==> flow/design.v <==
module vedic_2x2 (
    input  [1:0] a,
    input  [1:0] b,
    output [3:0] product
);
    wire [3:0] partial;
    wire c1, c2;
    assign partial[0] = a[0] & b[0];
    assign partial[1] = a[1] & b[0];
    assign partial[2] = a[0] & b[1];
    assign partial[3] = a[1] & b[1];
    assign product[0] = partial[0];
    assign {c1, product[1]} = partial[1] + partial[2];
    assign {c2, product[2]} = partial[3] + c1;
    assign product[3] = c2;
endmodule
module vedic_mult #(
    parameter WIDTH = 8
)(
    input  [WIDTH-1:0] a,
    input  [WIDTH-1:0] b,
    output [2*WIDTH-1:0] product
);
    generate
        if (WIDTH == 2) begin : base_case
            vedic_2x2 v2x2 (
                .a(a),
                .b(b),
                .product(product)
            );
        end else begin : recursive_case
            localparam HALF_WIDTH = WIDTH / 2;
            wire [WIDTH-1:0] q0, q1, q2, q3;
            wire [2*WIDTH-1:0] aligned_q0, aligned_q1, aligned_q2, aligned_q3;
            wire [2*WIDTH-1:0] temp1, temp2;
            vedic_mult #(HALF_WIDTH) m0 (
                .a(a[HALF_WIDTH-1:0]),
                .b(b[HALF_WIDTH-1:0]),
                .product(q0)
            );
            vedic_mult #(HALF_WIDTH) m1 (
                .a(a[WIDTH-1:HALF_WIDTH]),
                .b(b[HALF_WIDTH-1:0]),
                .product(q1)
            );
            vedic_mult #(HALF_WIDTH) m2 (
                .a(a[HALF_WIDTH-1:0]),
                .b(b[WIDTH-1:HALF_WIDTH]),
                .product(q2)
            );
            vedic_mult #(HALF_WIDTH) m3 (
                .a(a[WIDTH-1:HALF_WIDTH]),
                .b(b[WIDTH-1:HALF_WIDTH]),
                .product(q3)
            );
            assign aligned_q0 = {{WIDTH{1'b0}}, q0};
            assign aligned_q1 = {{HALF_WIDTH{1'b0}}, q1, {HALF_WIDTH{1'b0}}};
            assign aligned_q2 = {{HALF_WIDTH{1'b0}}, q2, {HALF_WIDTH{1'b0}}};
            assign aligned_q3 = {q3, {WIDTH{1'b0}}};
            assign temp1 = aligned_q0 + aligned_q1;
            assign temp2 = temp1 + aligned_q2;
            assign product = temp2 + aligned_q3;
        end
    endgenerate
endmodule
module sigmoid_activation #(
    parameter WIDTH = 16,
    parameter FRAC_BITS = 11
)(
    input  signed [WIDTH-1:0] x,
    output [WIDTH-1:0] y
);
    localparam signed [WIDTH-1:0] NEG_THRESHOLD = -(4 << FRAC_BITS);
    localparam signed [WIDTH-1:0] POS_THRESHOLD = (4 << FRAC_BITS);
    localparam [WIDTH-1:0] ZERO_VAL = {WIDTH{1'b0}};
    localparam [WIDTH-1:0] HALF_VAL = (1 << (WIDTH-1));
    localparam [WIDTH-1:0] ONE_VAL  = {WIDTH{1'b1}};
    reg [WIDTH-1:0] y_reg;
    always @(*) begin
        if ($signed(x) < NEG_THRESHOLD)
            y_reg = ZERO_VAL;
        else if ($signed(x) > POS_THRESHOLD)
            y_reg = ONE_VAL;
        else
            y_reg = HALF_VAL + {{3{x[WIDTH-1]}}, x[WIDTH-1:3]};
    end
    assign y = y_reg;
endmodule
module mac_unit #(
    parameter DATA_WIDTH = 8,
    parameter ACCUM_WIDTH = 32,
    parameter OUTPUT_WIDTH = 16,
    parameter USE_SQRT_CSLA = 1,
    parameter ENABLE_ACTIVATION = 1,
    parameter FRAC_BITS = 11
)(
    input  clk,
    input  rst_n,
    input  enable,
    input  clear_acc,
    input  [DATA_WIDTH-1:0] input_data,
    input  [DATA_WIDTH-1:0] weight,
    output [OUTPUT_WIDTH-1:0] mac_out,
    output [OUTPUT_WIDTH-1:0] activated_out,
    output valid,
    output overflow
);
    localparam MULT_WIDTH = 2 * DATA_WIDTH;
    wire [MULT_WIDTH-1:0] mult_result;
    reg [ACCUM_WIDTH-1:0] accumulator;
    reg [ACCUM_WIDTH-1:0] next_acc;
    wire [ACCUM_WIDTH:0] acc_sum;
    reg overflow_reg;
    reg valid_reg;
    vedic_mult #(
        .WIDTH(DATA_WIDTH)
    ) multiplier (
        .a(input_data),
        .b(weight),
        .product(mult_result)
    );
    assign acc_sum = {1'b0, accumulator} + {{(ACCUM_WIDTH-MULT_WIDTH+1){1'b0}}, mult_result};
    always @(*) begin
        if (enable) begin
            if (clear_acc) begin
                next_acc = {{(ACCUM_WIDTH-MULT_WIDTH){1'b0}}, mult_result};
            end else begin
                next_acc = acc_sum[ACCUM_WIDTH-1:0];
            end
        end else if (clear_acc) begin
            next_acc = {ACCUM_WIDTH{1'b0}};
        end else begin
            next_acc = accumulator;
        end
    end
    always @(posedge clk or negedge rst_n) begin
        if (!rst_n)
            accumulator <= {ACCUM_WIDTH{1'b0}};
        else
            accumulator <= next_acc;
    end
    always @(posedge clk or negedge rst_n) begin
        if (!rst_n)
            overflow_reg <= 1'b0;
        else if (clear_acc)
            overflow_reg <= 1'b0;
        else if (enable && acc_sum[ACCUM_WIDTH])
            overflow_reg <= 1'b1;
    end
    assign overflow = overflow_reg;
    assign mac_out = accumulator[OUTPUT_WIDTH-1:0];
    generate
        if (ENABLE_ACTIVATION) begin : gen_activation
            sigmoid_activation #(
                .WIDTH(OUTPUT_WIDTH),
                .FRAC_BITS(FRAC_BITS)
            ) activation (
                .x(mac_out),
                .y(activated_out)
            );
        end else begin : no_activation
            assign activated_out = mac_out;
        end
    endgenerate
    always @(posedge clk or negedge rst_n) begin
        if (!rst_n)
            valid_reg <= 1'b0;
        else
            valid_reg <= enable;
    end
    assign valid = valid_reg;
endmodule
module mac_array #(
    parameter NUM_CHANNELS = 4,
    parameter DATA_WIDTH = 8,
    parameter ACCUM_WIDTH = 32,
    parameter OUTPUT_WIDTH = 16
)(
    input  clk,
    input  rst_n,
    input  [NUM_CHANNELS-1:0] enable,
    input  [NUM_CHANNELS-1:0] clear_acc,
    input  [DATA_WIDTH*NUM_CHANNELS-1:0] input_data,
    input  [DATA_WIDTH*NUM_CHANNELS-1:0] weight,
    output [OUTPUT_WIDTH*NUM_CHANNELS-1:0] mac_out,
    output [OUTPUT_WIDTH*NUM_CHANNELS-1:0] activated_out,
    output [NUM_CHANNELS-1:0] valid,
    output [NUM_CHANNELS-1:0] overflow
);
    genvar i;
    generate
        for (i = 0; i < NUM_CHANNELS; i = i + 1) begin : mac_channels
            mac_unit #(
                .DATA_WIDTH(DATA_WIDTH),
                .ACCUM_WIDTH(ACCUM_WIDTH),
                .OUTPUT_WIDTH(OUTPUT_WIDTH)
            ) mac_inst (
                .clk(clk),
                .rst_n(rst_n),
                .enable(enable[i]),
                .clear_acc(clear_acc[i]),
                .input_data(input_data[DATA_WIDTH*(i+1)-1:DATA_WIDTH*i]),
                .weight(weight[DATA_WIDTH*(i+1)-1:DATA_WIDTH*i]),
                .mac_out(mac_out[OUTPUT_WIDTH*(i+1)-1:OUTPUT_WIDTH*i]),
                .activated_out(activated_out[OUTPUT_WIDTH*(i+1)-1:OUTPUT_WIDTH*i]),
                .valid(valid[i]),
                .overflow(overflow[i])
            );
        end
    endgenerate
endmodule
Reports on mac_array
Tool output for the design above, in the order of the flow. Line numbers count from 1 in the design file above. Operators carry their Yosys type and port widths (W data, S select, Z words). Cell names lack the library's common part. Not given: -

Design top: mac_array. Clock: clk. Cell library: sky130hd. Library corner: tt_025C_1v80.

Word level
Counts by Yosys on the flattened word-level netlist (proc, flatten, opt, wreduce; memories kept). Register bits leave out memories and registers merged into their read ports (data or address). Print and check cells are left out. Cells with the same type and inputs are merged into one.

The figure for input bits is 74. The entry for word width x clocked read ports reads 0. Under register bits after elaboration stands 136. The figure for memories is 0. For bits in latches the number is 0. Under output and inout port bits stands 136. The figure for memory bits (writable) is 0. Word-level cells: 512. The figure for bits in read-only memories is 0.

For magnitude comparators the number is 8. For add/subtract/negate cells the number is 196. Divide/modulo/power cells: 0. Under $mul stands 0. For multiplexer cells the number is 28. Under bitwise gates (word level) stands 256. For reduce/logical cells the number is 12. For shifts and indexed selects the number is 0. Under equal/unequal tests stands 0.

Operators by type and width (count): $mux W32 (12); $add A1 B1 Y2 (128); $and A1 B1 Y1 (256); $add A32 B16 Y33 (4); $add A8 B6 Y8 (16); $add A8 B8 Y8 (16); $mux W16 (8); $add A4 B6 Y7 (16); $add A14 B16 Y16 (4); $lt A16 B14 Y1 const B (4); $gt A16 B15 Y1 const B (4); $add A16 B16 Y16 const A (4); $add A13 B12 Y14 (4); $add A8 B12 Y13 (4); $reduce_bool A2 Y1 (8); $mux W1 (8); $logic_and A1 B1 Y1 (4).

Depth
Yosys ltp: most cells in a row. Word level: on the elaborated netlist, between registers, memories and ports. Mapped: between sequential cells and ports; inverters and the memories' decode and read muxes count.

The entry for word-level depth reads 13. For ABC_AREA the number is 0. For mapped depth the number is 31.

Synthesis result
The flow's flattened synthesis, as Yosys stat reports it; memories are mapped. The netlist is that of the ABC_AREA named above (0 if unset); the other value can give another one. The area totals of this step are shown rounded.

The figure for area of sequential cells is 3400 um^2. The figure for cells in the netlist is 2526. The figure for chip area (Yosys) is 21000 um^2. Under mapped flip-flops stands 136.

Cell types: ha_1 (count 364, total area 4.55E+03 um^2); dfrtp_1 (count 136, total area 3.4E+03 um^2); fa_1 (count 104, total area 2.08E+03 um^2); and2_1 (count 260, total area 1626.56 um^2); inv_1 (count 266, total area 998.458 um^2); xor2_1 (count 101, total area 884.598 um^2); nand2_1 (count 217, total area 814.531 um^2); xnor2_1 (count 93, total area 814.531 um^2); a21oi_1 (count 149, total area 745.715 um^2); buf_4 (count 80, total area 600.576 um^2); a21o_1 (count 75, total area 563.04 um^2); o21ai_0 (count 94, total area 470.451 um^2); nor2_1 (count 111, total area 416.65 um^2); mux2i_1 (count 37, total area 370.355 um^2); nor2b_1 (count 35, total area 218.96 um^2); o21a_1 (count 28, total area 210.202 um^2); nand3_1 (count 38, total area 190.182 um^2); and3_1 (count 24, total area 150.144 um^2).

Other cell types: 49; their cells: 314. By module: a second synthesis without flattening, with its own total; a netlist apart from the flattened one above.

Cell total of the unflattened synthesis: 2320. Area (unflattened synthesis): 20000 um^2.

Rows give one instance, submodules left out.

By module: mac_unit (instances 4, cells 284, seq. area 850 um^2, area 2500 um^2); vedic_mult #(WIDTH=4) (instances 16, cells 27, seq. area 0.0 um^2, area 250 um^2); vedic_2x2 (instances 64, cells 6, seq. area 0.0 um^2, area 50 um^2); vedic_mult #(WIDTH=8) (instances 4, cells 66, seq. area 0.0 um^2, area 560 um^2); sigmoid_activation (instances 4, cells 26, seq. area 0.0 um^2, area 180 um^2); vedic_mult #(WIDTH=2) (instances 64, cells 0, seq. area 0.0 um^2, area 0.0 um^2); mac_array (instances 1, cells 0, seq. area 0.0 um^2, area 0.0 um^2).

Path before layout
Path of least setup slack by OpenSTA after synthesis, without wires, with an ideal clock, recovery checks aside; 20% of the period is set as input and as output delay. Where synthesis merged equal registers, the netlist keeps one of their names.

Path kind: input -> register. Start: input input_data[17]. End: register mac_channels[2].mac_inst.accumulator[28]. For library setup time the number is 78 ps. The figure for input delay is 1700 ps. Setup slack: 180 ps. The entry for path buffers reads 1. Under delay of the path stands 6620 ps. The entry for launch time at the first pin reads 1700 ps. The figure for period is 8500 ps. For required time the number is 8422 ps. For stages the number is 27. For arrival time the number is 8242 ps. The entry for period reached after synthesis reads 8320 ps.

"delay of the path" is the arrival time less input delay plus setup time. "stages": output pins that drive a net of the path, with the launching flip-flop's if there is one; two outputs of one cell count as two. "period reached after synthesis" = period - worst setup slack (recovery checks aside). The figure is calculated, with input and output delays left at 20% of the set period. The rows between start and end are the longest chain of elaborated cells between them; the timing report does not say that the signal goes this way. Where chains are equally long, one stands for them. A line is the first line of the expression or statement that the cell stems from. Yosys adds cells for indexed reads and writes and turns some case tables into memories.

Cells stage by stage: and2_1 > ha_1 > ha_1 > ha_1 > fa_1 > xor2_1 > fa_1 > fa_1 > a21o_1 > a21oi_1 > xor2_1 > fa_1 > inv_1 > ha_1 > nand3_1 > nor2_1 > a2111oi_0 > o21ai_0 > xor2_1 > ha_1 > clkbuf_1 > nand2_1 > nor4_1 > o21a_1 > nor3_1 > or4_1 > a21oi_1. Under cells in the longest elaborated chain stands 12.

Ends and longest elaborated chain, post-synthesis: start, declared (line 183) `input  [DATA_WIDTH*NUM_CHANNELS-1:0] input_data,`; $and A1 B1 Y1 (line 9) `assign partial[1] = a[1] & b[0];`; $add A1 B1 Y2 (line 13); $add A1 B1 Y2 (line 14); $add A4 B6 Y7 (line 60) `assign temp1 = aligned_q0 + aligned_q1;`; $add A8 B6 Y8 (line 61) `assign temp2 = temp1 + aligned_q2;`; $add A8 B8 Y8 (line 62); $add A8 B12 Y13 (line 60); $add A13 B12 Y14 (line 61); $add A14 B16 Y16 (line 62); $add A32 B16 Y33 (line 122) `assign acc_sum = {1'b0, accumulator} + {{(ACCUM_WIDTH-MULT_WIDTH+1){1'b0}}, mult_result};`; $mux W32 (line 125) `if (clear_acc) begin`; $mux W32 (line 124) `if (enable) begin`; end, assigned (line 138) `accumulator <= {ACCUM_WIDTH{1'b0}};`; end, assigned (line 140) `accumulator <= next_acc;`; end, declared (line 110) `reg [ACCUM_WIDTH-1:0] accumulator;`.

Timing after layout
Path of least setup slack in the final report of run A (OpenROAD, finished layout, wires in). Where an end is a register, its clock arrival counts in the times. The path's times are printed in steps of 10 ps; the period is the one set.

Path kind: input -> register. Start: input input_data[17]. End: register mac_channels[2].mac_inst.accumulator[28]. For required time the number is 8870 ps. For stages the number is 27. The figure for input delay is 1700 ps. For library setup time the number is 70 ps. The figure for period is 8500 ps. The entry for path buffers reads 2. The entry for launch time at the first pin reads 1700 ps. Setup slack: 800 ps. For arrival time the number is 8080 ps.

The rows between start and end are the longest chain of elaborated cells between them; the timing report does not say that the signal goes this way. Where chains are equally long, one stands for them.

Cells stage by stage: buf_12 > and2_4 > ha_4 > ha_4 > ha_4 > fa_2 > xor2_2 > fa_1 > fa_2 > a21o_1 > a21oi_2 > xor2_2 > fa_1 > inv_2 > ha_4 > nor2b_4 > o31a_1 > or4_4 > a31oi_4 > xnor2_4 > ha_4 > nand2_4 > buf_4 > o211ai_1 > nor3_4 > or4_4 > a21oi_2. Under cells in the longest elaborated chain stands 12.

Ends and longest elaborated chain, after layout: start, declared (line 183) `input  [DATA_WIDTH*NUM_CHANNELS-1:0] input_data,`; $and A1 B1 Y1 (line 9) `assign partial[1] = a[1] & b[0];`; $add A1 B1 Y2 (line 13); $add A1 B1 Y2 (line 14); $add A4 B6 Y7 (line 60) `assign temp1 = aligned_q0 + aligned_q1;`; $add A8 B6 Y8 (line 61) `assign temp2 = temp1 + aligned_q2;`; $add A8 B8 Y8 (line 62); $add A8 B12 Y13 (line 60); $add A13 B12 Y14 (line 61); $add A14 B16 Y16 (line 62); $add A32 B16 Y33 (line 122) `assign acc_sum = {1'b0, accumulator} + {{(ACCUM_WIDTH-MULT_WIDTH+1){1'b0}}, mult_result};`; $mux W32 (line 125) `if (clear_acc) begin`; $mux W32 (line 124) `if (enable) begin`; end, assigned (line 138) `accumulator <= {ACCUM_WIDTH{1'b0}};`; end, assigned (line 140) `accumulator <= next_acc;`; end, declared (line 110) `reg [ACCUM_WIDTH-1:0] accumulator;`.

==> results <==
Settings and measured results of 2 stored flow runs for module mac_array (sky130hd), not sorted in any way. The constraints put input and output delay at 20% of the set period each and load the outputs with 0.01 pF. By "period reached" is meant the clock period of the run minus its worst setup slack. This is arithmetic on one report: input and output delays are still those of the set period (20% each). "critical setup path time" = time allowed to the worst setup path (clock period - input delay - output delay, where it has them) - its slack; a late launch clock adds to it, a late capture clock takes from it. "total design power": no workload was simulated; the value follows from the tool's default switching activity. "critical setup path time" is known to 10 ps. Values from the reports are rounded here.

Files of run A:
==> flow/run.sh <==
#!/bin/bash
# the make line also repeats the synthesis and layout settings of config.mk as NAME=value (left out here)
make -C /OpenROAD-flow-scripts/flow DESIGN_CONFIG=/design/flow/config.mk WORK_HOME=/design/flow/orfs CLKGATE_MAP_FILE= finish
==> flow/config.mk <==
export PLATFORM = sky130hd
export DESIGN_NAME = mac_array
export DESIGN_NICKNAME = mac_array
export VERILOG_FILES = /design/flow/design.v
export SDC_FILE = /design/flow/constraint.sdc
export NUM_CORES = 4
export LEC_CHECK = 0
export CAP_MARGIN = 15
export CELL_PAD_IN_SITES_DETAIL_PLACEMENT = 1
export CELL_PAD_IN_SITES_GLOBAL_PLACEMENT = 1
export CORE_ASPECT_RATIO = 0.71
export CORE_MARGIN = 4
export CORE_UTILIZATION = 40
export CTS_CLUSTER_DIAMETER = 292
export CTS_CLUSTER_SIZE = 96
export GPL_ROUTABILITY_DRIVEN = 1
export GPL_TIMING_DRIVEN = 0
export HOLD_SLACK_MARGIN = 0.01
export MAX_ROUTING_LAYER = met4
export SETUP_SLACK_MARGIN = 2.04
export SLEW_MARGIN = 20
==> flow/constraint.sdc <==
create_clock -name core_clock -period 8.5 [get_ports {clk}]
set_input_delay 1.7000 -clock core_clock [delete_from_list [all_inputs] [get_ports {clk}]]
set_output_delay 1.7000 -clock core_clock [all_outputs]
set_load 0.01 [all_outputs]

Results of run A. The chip area in the Yosys report comes to 21000 um^2. The full die area comes to 57000 um^2. For the standard-cell area after layout the run shows 30000 um^2. The utilization of the finished layout comes to 58 %. The worst slack on setup checks comes to 800 ps. The final setup TNS reads 0 ps. The measured final worst hold slack is 520 ps. The measured total design power is 12 mW. The measured period reached is 7704 ps. For the critical setup path time the run shows 6000 ps. Worst setup path type: input -> register.

Files of run B:
==> flow/run.sh <==
#!/bin/bash
# the make line also repeats the synthesis and layout settings of config.mk as NAME=value (left out here)
make -C /OpenROAD-flow-scripts/flow DESIGN_CONFIG=/design/flow/config.mk WORK_HOME=/design/flow/orfs CLKGATE_MAP_FILE= finish
==> flow/config.mk <==
export PLATFORM = sky130hd
export DESIGN_NAME = mac_array
export DESIGN_NICKNAME = mac_array
export VERILOG_FILES = /design/flow/design.v
export SDC_FILE = /design/flow/constraint.sdc
export NUM_CORES = 4
export LEC_CHECK = 0
export CAP_MARGIN = 15
export CORE_ASPECT_RATIO = 0.88
export CORE_MARGIN = 2
export CORE_UTILIZATION = 40
export CTS_CLUSTER_DIAMETER = 292
export CTS_CLUSTER_SIZE = 39
export GPL_ROUTABILITY_DRIVEN = 1
export HOLD_SLACK_MARGIN = 0.01
export MAX_ROUTING_LAYER = met4
export SETUP_SLACK_MARGIN = 2.04
export SLEW_MARGIN = 20
==> flow/constraint.sdc <==
create_clock -name core_clock -period 8.5 [get_ports {clk}]
set_input_delay 1.7000 -clock core_clock [delete_from_list [all_inputs] [get_ports {clk}]]
set_output_delay 1.7000 -clock core_clock [all_outputs]
set_load 0.01 [all_outputs]

Results of run B. The chip area in the Yosys report comes to 21000 um^2. The full die area comes to 55000 um^2. For the standard-cell area after layout the run shows 29000 um^2. The utilization of the finished layout comes to 56 %. The worst slack on setup checks comes to 910 ps. The final setup TNS reads 0 ps. The measured final worst hold slack is 510 ps. The measured total design power is 12 mW. The measured period reached is 7588 ps. For the critical setup path time the run shows 5890 ps. Worst setup path type: input -> register.
